==> flow/design.v <==
module copyEngine  #(
    parameter DATA_WIDTH       = 64,
    parameter ADDR_WIDTH       = 32,
    parameter LEN              = 16,
    parameter FULL_WORD_SIZE   = DATA_WIDTH / 8
) (
    input                             rstn,
    input                             clk,
    input                             src_dw_sel_i, 
    input                             dst_dw_sel_i, 
    input                             copy_i,
    input                             set_i,
    input        [7:0]                setVal_i,
    input                             flush_i,
    input        [LEN-1:0]            len_i,
    input        [ADDR_WIDTH-1:0]     src_i,
    input        [ADDR_WIDTH-1:0]     dst_i,
    output logic                      done_o,
    output logic                      mem_re_r,
    output logic [ADDR_WIDTH-1:0]     mem_rad_r,
    input                             mem_rreq_rdy,
    input        [DATA_WIDTH-1:0]     mem_rdat,
    input                             mem_rdat_rdy,
    output logic [FULL_WORD_SIZE-1:0] mem_bwe_r,
    output logic [ADDR_WIDTH-1:0]     mem_wad_r,
    output logic [DATA_WIDTH-1:0]     mem_wdat_r,
    input                             mem_wreq_rdy,
    output logic                      flush_r,
    output logic [ADDR_WIDTH-1:0]     cmd_adr_r,
    input                             cmd_rdy
);
    localparam int WORD_SIZE = FULL_WORD_SIZE / 2;
    localparam int RD_FIFO_DW = 32;
    localparam int RD_FIFO_AW = 4;
    localparam int BYTE_SHIFT = $clog2(FULL_WORD_SIZE);
    localparam int LOG_BYTE_SHIFT = $clog2(BYTE_SHIFT);
    localparam int ALIGN_BUF_SIZE = 2*RD_FIFO_DW;
    localparam int ALIGN_BUF_SIZE_BYTES = ALIGN_BUF_SIZE / 8;
    localparam int LOG_ALIGN_BUF_SIZE = $clog2(ALIGN_BUF_SIZE);
    localparam int LOG_ALIGN_BUF_SIZE_BYTES = $clog2(ALIGN_BUF_SIZE_BYTES);
    localparam int FULL_WRITE_MASK = {FULL_WORD_SIZE {1'b1}};
    localparam int WRITE_MASK = {WORD_SIZE {1'b1}};
    localparam int WRITE_FIRST=0;
    localparam int WRITE_MIDDLE=1;
    localparam int WRITE_LAST=2;
    localparam int WRITE_SKIP=3;  
    logic [BYTE_SHIFT-1:0]              srcShift, srcShift_r;
    logic [BYTE_SHIFT-1:0]              dstShift, dstShift_r;
    logic [BYTE_SHIFT:0]                readNum;
    logic [BYTE_SHIFT:0]                writeNum;
    logic [LOG_ALIGN_BUF_SIZE_BYTES:0]  readNum_s1;
    logic                               cmdBusy, cmdBusy_r;
    logic                               flush;
    logic [ADDR_WIDTH-1:0]              cmd_adr;
    logic                               rdBusy, rdBusy_r, wrBusy, wrBusy_r;
    logic [LEN-1:0]                     rdCnt, rdCnt_r, wrCnt, wrCnt_r;
    logic [ADDR_WIDTH-1:0]              srcPtr, srcPtr_r, dstPtr, dstPtr_r;
    logic [ALIGN_BUF_SIZE-1:0]          alignBuf_r, alignBuf;
    logic                               memset_run, memset_run_r;
    logic [7:0]                         memset_val, memset_val_r;
    logic                               rstall, wstall;
    logic                               firstRead_req, firstRead_req_r, firstRead_vld, firstRead_vld_r;
    logic                               firstWrite, firstWrite_r;
    logic [1:0]                         writeCase;
    logic [LOG_ALIGN_BUF_SIZE_BYTES:0]  bufNum, bufNum_r;
    logic [FULL_WORD_SIZE-1:0]          mem_bwe, bwe;
    logic [ADDR_WIDTH-1:0]              mem_wad;
    logic [DATA_WIDTH-1:0]              mem_wdat;
    logic                               mem_re;
    logic [ADDR_WIDTH-1:0]              mem_rad;
    logic                               rdfifo_reserve;
    logic                               rdfifo_we;
    logic                               rdfifo_re;
    logic [RD_FIFO_DW-1:0]              rdfifo_wdat;
    logic [RD_FIFO_DW-1:0]              rdfifo_rdat;
    logic                               rdfifo_rrdy;
    logic                               rdfifo_wrdy;
    logic                               almost_full;
    logic                               src_dw_sel, src_dw_sel_r; 
    logic                               dst_dw_sel, dst_dw_sel_r; 
    logic [LOG_BYTE_SHIFT:0]            src_word_size, src_word_size_r;
    logic [LOG_BYTE_SHIFT:0]            dst_word_size, dst_word_size_r;
    assign rdfifo_wdat =  src_dw_sel_r ? {mem_rdat[55:48], mem_rdat[39:32], mem_rdat[23:16], mem_rdat[7:0]} : mem_rdat[31:0];
    reserve_fifo #(
        .DW     (RD_FIFO_DW),
        .AW     (RD_FIFO_AW)
    ) rdfifo (
        .rstn            (rstn),
        .clk             (clk),
        .rd_en           (rdfifo_re),
        .reserve_en      (rdfifo_reserve),
        .dout            (rdfifo_rdat),
        .wr_en           (rdfifo_we),
        .din             (rdfifo_wdat),
        .wrdy            (rdfifo_wrdy),
        .rrdy            (rdfifo_rrdy)
    );
    always @(posedge clk or negedge rstn) begin
        if (~rstn) begin
            alignBuf_r <= 0;
            mem_re_r <= 0;
            mem_rad_r <= 0;
            mem_bwe_r <= 0;
            mem_wad_r <= 0;
            mem_wdat_r <= 0;
            {memset_run_r, memset_val_r, rdCnt_r, wrCnt_r, rdBusy_r, wrBusy_r, alignBuf_r, bufNum_r, srcShift_r, dstShift_r,
            firstWrite_r, firstRead_req_r, firstRead_vld_r, srcPtr_r, dstPtr_r, src_dw_sel_r,
            dst_dw_sel_r} <= 0;
            flush_r <= 0;
            cmd_adr_r <= 0;
            cmdBusy_r <= 0;
        end
        else begin
            alignBuf_r <= alignBuf;
            mem_re_r <= mem_re;
            mem_rad_r <= mem_rad;
            mem_bwe_r <= mem_bwe;
            mem_wad_r <= mem_wad;
            mem_wdat_r <= mem_wdat;
            {memset_run_r, memset_val_r, rdCnt_r, wrCnt_r, rdBusy_r, wrBusy_r, alignBuf_r, bufNum_r, srcShift_r, dstShift_r,  firstWrite_r, firstRead_req_r, firstRead_vld_r, srcPtr_r, dstPtr_r, src_dw_sel_r, dst_dw_sel_r} <=
                {memset_run, memset_val, rdCnt, wrCnt, rdBusy, wrBusy, alignBuf, bufNum, srcShift, dstShift, firstWrite, firstRead_req, firstRead_vld, srcPtr, dstPtr, src_dw_sel, dst_dw_sel};
            flush_r <= flush;
            cmd_adr_r <= cmd_adr;
            cmdBusy_r <= cmdBusy;
        end
    end
    always @(*) begin
        {memset_run, memset_val, rdCnt, wrCnt, rdBusy, wrBusy, alignBuf, bufNum, srcShift, dstShift, firstWrite, firstRead_req, firstRead_vld, srcPtr, dstPtr, src_dw_sel, dst_dw_sel}=
            {memset_run_r, memset_val_r, rdCnt_r, wrCnt_r, rdBusy_r, wrBusy_r, alignBuf_r, bufNum_r, srcShift_r, dstShift_r, firstWrite_r, firstRead_req_r, firstRead_vld_r, srcPtr_r, dstPtr_r, src_dw_sel_r, dst_dw_sel_r} ;
        {writeNum, rdfifo_re, bwe} = 0;
        writeCase = WRITE_SKIP;  
        cmdBusy = cmdBusy_r;
        cmd_adr = cmd_adr_r;
        flush = flush_r;
        if (~rdBusy_r && ~wrBusy_r && ~cmdBusy_r && (mem_bwe_r==0) && (copy_i || set_i || flush_i)) begin  
            srcShift = src_dw_sel_i ? (src_i & 7) : (src_i & 3);
            dstShift = dst_dw_sel_i ? (dst_i & 7) : (dst_i & 3);
            srcPtr = src_i;
            dstPtr = dst_i;
            rdCnt = len_i;
            wrCnt = len_i;
            firstRead_req = 1;
            firstRead_vld = 1;
            firstWrite = 1;
            rdBusy = copy_i;
            wrBusy = (copy_i || set_i);
            memset_run = set_i & ~copy_i;
            memset_val = setVal_i;
            src_dw_sel = src_dw_sel_i;
            dst_dw_sel = dst_dw_sel_i;
            cmdBusy = flush_i;
            cmd_adr = dst_i;
            flush = flush_i;
        end
        if (flush_r && cmd_rdy) begin
            cmdBusy = 0;
            cmd_adr = 0;
            flush = 0;
        end
            if(firstWrite_r==1) begin  
                if (dst_dw_sel_r) begin 
                    writeNum = (((FULL_WORD_SIZE-dstShift_r) / 2) > wrCnt_r) ? (wrCnt_r*2) : (FULL_WORD_SIZE-dstShift_r); 
                    writeCase = ((wrCnt_r <= WORD_SIZE) && ((writeNum/2)==wrCnt_r)) ? WRITE_LAST : WRITE_FIRST;
                end
                else begin
                    writeNum = ((WORD_SIZE-dstShift_r) > wrCnt_r) ? wrCnt_r : (WORD_SIZE-dstShift_r); 
                    writeCase = ((wrCnt_r <= WORD_SIZE) && (writeNum==wrCnt_r)) ? WRITE_LAST : WRITE_FIRST;
                end
                for (int b=0; b<FULL_WORD_SIZE; b++) begin
                    if (b < writeNum) bwe[dstShift_r + b] = 1;
                end
            end
            else if((wrCnt_r<=WORD_SIZE) && wrBusy_r) begin  
                bwe = shift_right_mask(WORD_SIZE-wrCnt_r, dst_dw_sel_r);          
                writeNum = dst_dw_sel_r ? (wrCnt_r*2) : wrCnt_r;
                writeCase = WRITE_LAST;
            end
            else begin
                bwe = dst_dw_sel_r ? {FULL_WORD_SIZE {1'b1}} : {WORD_SIZE {1'b1}};
                writeNum = dst_dw_sel_r ? FULL_WORD_SIZE : WORD_SIZE;
                writeCase = WRITE_MIDDLE;
            end
        rstall = (mem_rreq_rdy && rdBusy_r && rdfifo_wrdy) ? 0 : 1;
        wstall = (mem_wreq_rdy && wrBusy_r && (((bufNum_r>=writeNum && ~dst_dw_sel_r)) || (bufNum_r>=(writeNum/2) && dst_dw_sel_r))) ? 0 : 1;
        readNum = (firstRead_req_r && src_dw_sel_r) ? (FULL_WORD_SIZE - srcShift_r)/2 :
                  (firstRead_req_r && ~src_dw_sel_r) ? (WORD_SIZE - srcShift_r) :
                                                        WORD_SIZE;          
        mem_re = mem_re_r;
        mem_rad = mem_rad_r;
        if (~rstall) begin
            firstRead_req = 0;
            rdCnt = (rdCnt_r >= readNum) ? (rdCnt_r - readNum) : 0;
            rdBusy = (rdCnt==0) ? 0 : 1;
            srcPtr = srcPtr_r + (src_dw_sel_r ? readNum*2 : readNum);
            mem_re = 1;
            mem_rad = src_dw_sel_r ? (srcPtr_r >> BYTE_SHIFT) : (srcPtr_r >> (BYTE_SHIFT-1));
        end
        else if (mem_rreq_rdy) begin
            mem_re = 0;
        end
        rdfifo_reserve = mem_rreq_rdy & mem_re_r;
        rdfifo_we = mem_rdat_rdy; 
            if(~wstall) begin
                if (writeCase==WRITE_LAST) begin
                    bufNum = 0;
                    alignBuf = 0;
                end
                else if (dst_dw_sel) begin
                    bufNum -= (writeNum / 2);                  
                    alignBuf >>= (writeNum*4);          
                end
                else begin
                    bufNum -= writeNum;                  
                    alignBuf >>= (writeNum*8);          
                end
            end
            else begin
                bwe=0; writeCase=WRITE_SKIP; writeNum=0;  
            end
        readNum_s1 = (firstRead_vld_r && src_dw_sel_r) ? (FULL_WORD_SIZE - srcShift_r)/2 :
                    (firstRead_vld_r && ~src_dw_sel_r) ? (WORD_SIZE - srcShift_r) :
                                                         WORD_SIZE;          
        if(rdfifo_rrdy && ((bufNum+readNum_s1)<ALIGN_BUF_SIZE_BYTES) && ~memset_run_r) begin
            rdfifo_re = 1;
            firstRead_vld = 0;
            if(firstRead_vld_r && src_dw_sel_r) begin
                alignBuf |= (rdfifo_rdat >> (srcShift_r*4));
            end
            else if (firstRead_vld_r) begin
                alignBuf |= (rdfifo_rdat >> (srcShift_r*8));
            end
            else begin  
                alignBuf |= (rdfifo_rdat << (bufNum*8));      
            end
            bufNum += readNum_s1;  
        end
        else if ((bufNum<ALIGN_BUF_SIZE_BYTES) && memset_run_r && (writeCase!=WRITE_LAST)) begin
            alignBuf = {ALIGN_BUF_SIZE_BYTES {memset_val_r}};
            bufNum += (((ALIGN_BUF_SIZE_BYTES - bufNum) > wrCnt_r) ? wrCnt_r : (ALIGN_BUF_SIZE_BYTES - bufNum));
        end
        mem_bwe = mem_bwe_r;
        mem_wad = mem_wad_r;
        mem_wdat = mem_wdat_r;
        if (~wstall) begin
            firstWrite = 0;
            if (dst_dw_sel_r) begin
                dstPtr = dstPtr_r + writeNum;
                dstShift = (dstPtr & 7);
                mem_bwe = bwe;
                mem_wad = dstPtr_r >> BYTE_SHIFT;
                wrCnt = wrCnt_r - writeNum/2;
                if (firstWrite_r) begin
                    mem_wdat = shift_left(alignBuf_r[31:0], dstShift_r, dst_dw_sel_r); 
                end
                else begin
                    mem_wdat = {8'b0, alignBuf_r[31:24], 8'b0, alignBuf_r[23:16], 8'b0, alignBuf_r[15:8], 8'b0, alignBuf_r[7:0]};
                end
            end
            else begin
                dstPtr = dstPtr_r + writeNum;
                dstShift = (dstPtr & 3);
                mem_bwe = bwe;
                mem_wad = dstPtr_r >> (BYTE_SHIFT - 1);
                wrCnt = wrCnt_r - writeNum;
                if (firstWrite_r) begin
                    mem_wdat = shift_left(alignBuf_r[31:0], dstShift_r, dst_dw_sel_r); 
                end
                else begin
                    mem_wdat = alignBuf_r[31:0];
                end
            end
            if(writeCase==WRITE_LAST) begin
                wrBusy = 0;
                memset_run = 0;
            end
        end
        else if (mem_wreq_rdy) begin
            mem_bwe = 0;
        end
        done_o = ~rdBusy_r && ~wrBusy_r && (mem_bwe_r==0) && ~cmdBusy_r;
    end
function [DATA_WIDTH-1:0] shift_left;
    input [31:0]           dat;
    input [BYTE_SHIFT-1:0] shift;
    input                  dw_sel;
    if (dw_sel) begin
        shift_left = 0;
        for (int i=0; i<FULL_WORD_SIZE; i++) begin
            if ((i&1)==0) begin
                shift_left[(i + shift)*8 +: 8] = dat[i*8/2 +: 8];
            end
        end
    end
    else begin
        shift_left = (dat << (8*shift)) & ({{32{1'b0}}, {32{1'b1}}});
    end
endfunction
function [FULL_WORD_SIZE-1:0] shift_right_mask;
    input [BYTE_SHIFT-1:0] shift;
    input                  dw_sel;
    shift_right_mask = dw_sel ? (FULL_WRITE_MASK>>(shift*2)) : (WRITE_MASK>>shift);
endfunction
endmodule
module reserve_fifo#(
    parameter DW = 32,
    parameter AW = 1
)(
    input                   rstn,
    input                   clk,
    input                   reserve_en,
    input                   wr_en,
    input        [DW-1:0]   din,
    input                   rd_en,
    output logic [DW-1:0]   dout,
    output logic            wrdy,
    output logic            rrdy
);
    localparam DEPTH = (1 << AW);
    reg [DW-1:0]   mem[DEPTH];
    logic [AW-1:0] wptr, wptr_r;
    logic [AW-1:0] rptr, rptr_r;
    logic [AW:0]   num, num_r, reserveNum, reserveNum_r;
    logic          we;
    logic vrdy;
    always @(posedge clk or negedge rstn) begin
        if (~rstn) begin
            wptr_r <= 0;
            rptr_r <= 0;
            num_r <= 0;
            reserveNum_r<=0;
        end
        else begin
            wptr_r <= wptr;
            rptr_r <= rptr;
            num_r <= num;
            reserveNum_r<=reserveNum;
        end
    end
    always @(*) begin
        wrdy = (reserveNum_r < (DEPTH-1));
        rrdy = (num_r!=0);
        wptr = wptr_r;
        rptr = rptr_r;
        reserveNum = (reserveNum_r + reserve_en - rd_en);
        num        = num_r        + wr_en      - rd_en;
        we = 0;
        if (wr_en) begin
            wptr = wptr_r + 1;
            we = 1;
        end
        if (rd_en) begin
            rptr = rptr_r + 1;
        end
    end
    always @(posedge clk) begin
        if (we) begin
            mem[wptr_r] <= din;
        end
    end
    assign dout = mem[rptr_r];
endmodule
Step by step through the tools: copyEngine
The steps from the RTL of copyEngine to its reports follow in flow order.
Line numbers count from 1 in the design file above.
Operators: Yosys type, input widths -> output width; for muxes data width and select width s.
Cell names lack the library's common part.
Not given: n/a
- design top: copyEngine
- clock: clk
- cell library: sky130hd
- corner: tt_025C_1v80

Word level
Counts by Yosys on the flattened word-level netlist (proc, flatten, opt, wreduce; memories kept). Register bits leave out memories and registers merged into their read ports (data or address). Print and check cells are left out.
Memory sizes are those after Yosys's memory passes, which may raise the word count (mostly to a power of two), join words into wider ones and drop unused or constant bits.
- word width x clocked read ports: 0
- noted memories: 2
- bits in read-only memories: 64
- bits in registers at 374
- bits in latches: 0
- noted RAM bits: 512
- cells after elaboration: 412
- memories (name ; depth ; width ; read ports ; wr ports ; line ; source):
    rdfifo.mem ; 16 ; 32 ; 1 ; 1 ; 319 ; reg [DW-1:0]   mem[DEPTH];
    (name not given) ; 8 ; 8 ; 1 ; 0 ; 170 ; if (b < writeNum) bwe[dstShift_r + b] = 1;
- div/mod/pow operators: 0
- bitwise operators at 12
- add/sub/neg operators at 32
- noted multiply operators: 0
- noted shift-type cells: 8
- noted mux-type cells: 183
- order comparisons: 18
- equal/unequal tests: 86
- reduce/logical cells at 43
- operators by type and width (operator ; count):
    $mux 64 ; 10
    $mux 8 ; 48
    $logic_not 32->1 ; 11
    $mux 32 ; 8
    $or 64x64->64 ; 3
    $eq 4x3->1 const B ; 40
    $eq 4x2->1 const B ; 20
    $mux 16 ; 5
    $mux 1 ; 79
    $mux 4 ; 19
    $gt 32x16->1 ; 2
    $shr 32x5->64 ; 1
    $shr 32x6->64 ; 1
    $shl 32x7->64 ; 1
    $shr 64x6->64 ; 1
    $shr 64x7->64 ; 1
    $mux 30 ; 2
    $eq 4x1->1 const B ; 10
    $sub 16x4->16 ; 2
    $add 32x4->32 ; 1
    $add 32x5->32 ; 1
    $shl 32x6->32 ; 1
    $shr 5x3->32 const A ; 1
    $shr 9x4->32 const A ; 1
    $gt 31x16->1 ; 1
    $logic_and 1x1->1 ; 24
    $sub 16x3->16 ; 1
    $le 16x3->1 const B ; 1
Not listed: further kinds 41, cells in them 86.

Depth
Yosys ltp: most cells in a row. Word level: on the elaborated netlist, between registers, memories and ports. Mapped: between sequential cells and ports; inverters and the memories' decode and read muxes count.
- depth after elaboration: 24
- noted ABC_AREA: 0
- mapped depth at 46
- depth with buffers taken out: 43

Synthesis result
Source: synth_stat.txt of the flow (Yosys; design flattened, memories mapped). It holds for the ABC_AREA given above (unset counts as 0); a run with the other value may have another netlist.
- mapped area: 46777.4 um^2
- standard cells after synthesis: 4080
- flip-flop cells: 880
- cells by type (cell ; count):
    edfxtp_1 ; 512
    dfrtp_1 ; 368
    mux4_2 ; 160
    nand2_1 ; 507
    mux2i_1 ; 188
    o21ai_0 ; 248
    a21oi_1 ; 239
    nor2_1 ; 311
    ha_1 ; 88
    clkbuf_1 ; 232
    mux2_2 ; 63
    a221oi_1 ; 58
    a22oi_1 ; 64
    nand3_1 ; 81
    a222oi_1 ; 38
    o22ai_1 ; 50
    inv_1 ; 77
    and3_1 ; 45
Not listed: further types 93, cells in them 751.
The figures by module come from a second, unflattened synthesis with its own total; it is not the netlist above.
- cells (unflattened synthesis): 4177
- area total of the unflattened synthesis at 46918.7 um^2
Rows give one instance, submodules left out.
- modules (module ; times used ; cells ; area (um^2) ; sequential area (um^2)):
    copyEngine ; 1 ; 3278 ; 26690.6 ; 8758.4
    reserve_fifo ; 1 ; 899 ; 20228.2 ; 15825.2

Path before layout
Path of least setup slack by OpenSTA after synthesis, without wires, with an ideal clock, recovery checks aside; 20% of the period is set as input and as output delay. Where synthesis merged equal registers, the netlist keeps one of their names.
- path kind: register -> register
- from: reg (no name shown)
- to: reg bufNum_r[2]
- delay of the path at 9623 ps
- launch time at the first pin at 0 ps
- stages at 46
- required time at 9861 ps
- noted arrival time: 9484 ps
- period at 10000 ps
- setup time at 139 ps
- path slack: 377 ps
- noted synthesis period reached: 9623 ps
"delay of the path" = arrival - input delay + setup time.
"stages": output pins that drive a net of the path, with the launching flip-flop's if there is one; two outputs of one cell count as two.
"synthesis period reached" = period - worst setup slack (recovery checks aside). The figure is calculated, with input and output delays left at 20% of the set period.
- path through: dfrtp_1 > buf_2 > inv_1 > ha_1 > ha_1 > clkbuf_1 > inv_1 > ha_1 > a21oi_1 > o21a_1 > and2b_1 > o21a_1 > o21a_1 > o211a_2 > a31oi_2 > inv_1 > ha_1 > fa_1 > (+10 left out) > ha_1 > a21o_1 > a21o_1 > a21oi_1 > nor2b_1 > o21ai_0 > nand2b_1 > a211o_1 > a21oi_1 > o21bai_1 > a21oi_1 > ha_1 > inv_1 > fa_1 > xor2_1 > nor2_1 > a211oi_1 > a21oi_1
- RTL lines, path post-synthesis (element ; line ; source):
    to (decl) ; 65 ; logic [LOG_ALIGN_BUF_SIZE_BYTES:0]  bufNum, bufNum_r;
No chain of elaborated cells between the ends is given.

Worst path after layout
Path of least setup slack in the final report of run A (OpenROAD, finished layout, wires in). Where an end is a register, its clock arrival counts in the times.
The report prints the path's times to 10 ps; the period is as set.
- path kind: register -> register
- from: reg (no name shown)
- to: reg bufNum_r[2]
- noted arrival time: 10910 ps
- required time at 12130 ps
- period at 11500 ps
- launch time at the first pin at 780 ps
- stages at 43
- setup time at 130 ps
- path slack: 1220 ps
- path through: dfrtp_1 > inv_1 > ha_1 > ha_1 > inv_1 > ha_1 > a21oi_1 > o21a_1 > and2b_1 > o21a_1 > o21a_1 > o211a_2 > a31oi_2 > inv_1 > ha_1 > fa_1 > a21boi_0 > or4b_1 > (+7 left out) > ha_1 > a21o_1 > a21o_1 > a21oi_1 > nor2b_1 > o21ai_0 > nand2b_1 > a211o_1 > a21oi_1 > o21bai_1 > a21oi_1 > ha_1 > inv_1 > fa_1 > xor2_1 > nor2_1 > a211oi_1 > a21oi_1
- RTL lines, path after layout (element ; line ; source):
    to (decl) ; 65 ; logic [LOG_ALIGN_BUF_SIZE_BYTES:0]  bufNum, bufNum_r;
No chain of elaborated cells between the ends is given.

FLOW RESULTS
============

Record of 4 stored runs of the RTL-to-layout flow on copyEngine, platform sky130hd. The runs are unordered. Constraints: input delay and output delay 20% of the set period each, output load 0.01 pF.
By "total power after layout" is meant OpenSTA's value without simulated activity: inputs other than the clock are taken to toggle once in ten clock periods, and the tool carries that through the logic.

Run A
Settings were ABC_AREA = 0; CAP_MARGIN = 30; CELL_PAD_IN_SITES_DETAIL_PLACEMENT = 1; CELL_PAD_IN_SITES_GLOBAL_PLACEMENT = 1; CORE_ASPECT_RATIO = 0.99; CORE_MARGIN = 9; CORE_UTILIZATION = 40; CTS_CLUSTER_DIAMETER = 36; CTS_CLUSTER_SIZE = 52; MAX_ROUTING_LAYER = met4; MIN_ROUTING_LAYER = met2; period_ns = 11.5; SLEW_MARGIN = 20
- noted the cell area after synthesis: 46777.4 um^2
- noted the area inside the die boundary: 129577.0 um^2
- final utilization at 49.6 %
- worst setup slack after layout: 1219 ps
- smallest hold slack: 469 ps
- noted the total power after layout: 19.829 mW

Run B
Settings were ABC_AREA = 0; CORE_ASPECT_RATIO = 0.55; CORE_MARGIN = 4; CORE_UTILIZATION = 16; CTS_CLUSTER_DIAMETER = 80; CTS_CLUSTER_SIZE = 34; GPL_ROUTABILITY_DRIVEN = 0; HOLD_SLACK_MARGIN = 0.3; MAX_ROUTING_LAYER = met5; PLACE_DENSITY_LB_ADDON = 0.02; SETUP_SLACK_MARGIN = 2.2; SLEW_MARGIN = 10; TNS_END_PERCENT = 15; period_ns = 9.97; CAP_MARGIN = 20
- noted the cell area after synthesis: 46777.4 um^2
- noted the area inside the die boundary: 301462.0 um^2
- final utilization at 20.2 %
- worst setup slack after layout: 2095 ps
- smallest hold slack: 476 ps
- noted the total power after layout: 21.350 mW

Run C
Settings were ABC_AREA = 1; CELL_PAD_IN_SITES_GLOBAL_PLACEMENT = 1; CORE_MARGIN = 9; CORE_UTILIZATION = 40; MIN_ROUTING_LAYER = met1; period_ns = 11.5; CAP_MARGIN = 20; SLEW_MARGIN = 20
- noted the cell area after synthesis: 48535.3 um^2
- noted the area inside the die boundary: 134201.0 um^2
- final utilization at 46.7 %
- worst setup slack after layout: 1428 ps
- smallest hold slack: 479 ps
- noted the total power after layout: 15.814 mW

Run D
Settings were CORE_UTILIZATION = 40; period_ns = 10.0; CAP_MARGIN = 20; CORE_MARGIN = 2; SLEW_MARGIN = 20
- noted the cell area after synthesis: 46777.4 um^2
- noted the area inside the die boundary: 119695.0 um^2
- final utilization at 46.9 %
- worst setup slack after layout: 694 ps
- smallest hold slack: 477 ps
- noted the total power after layout: 19.393 mW
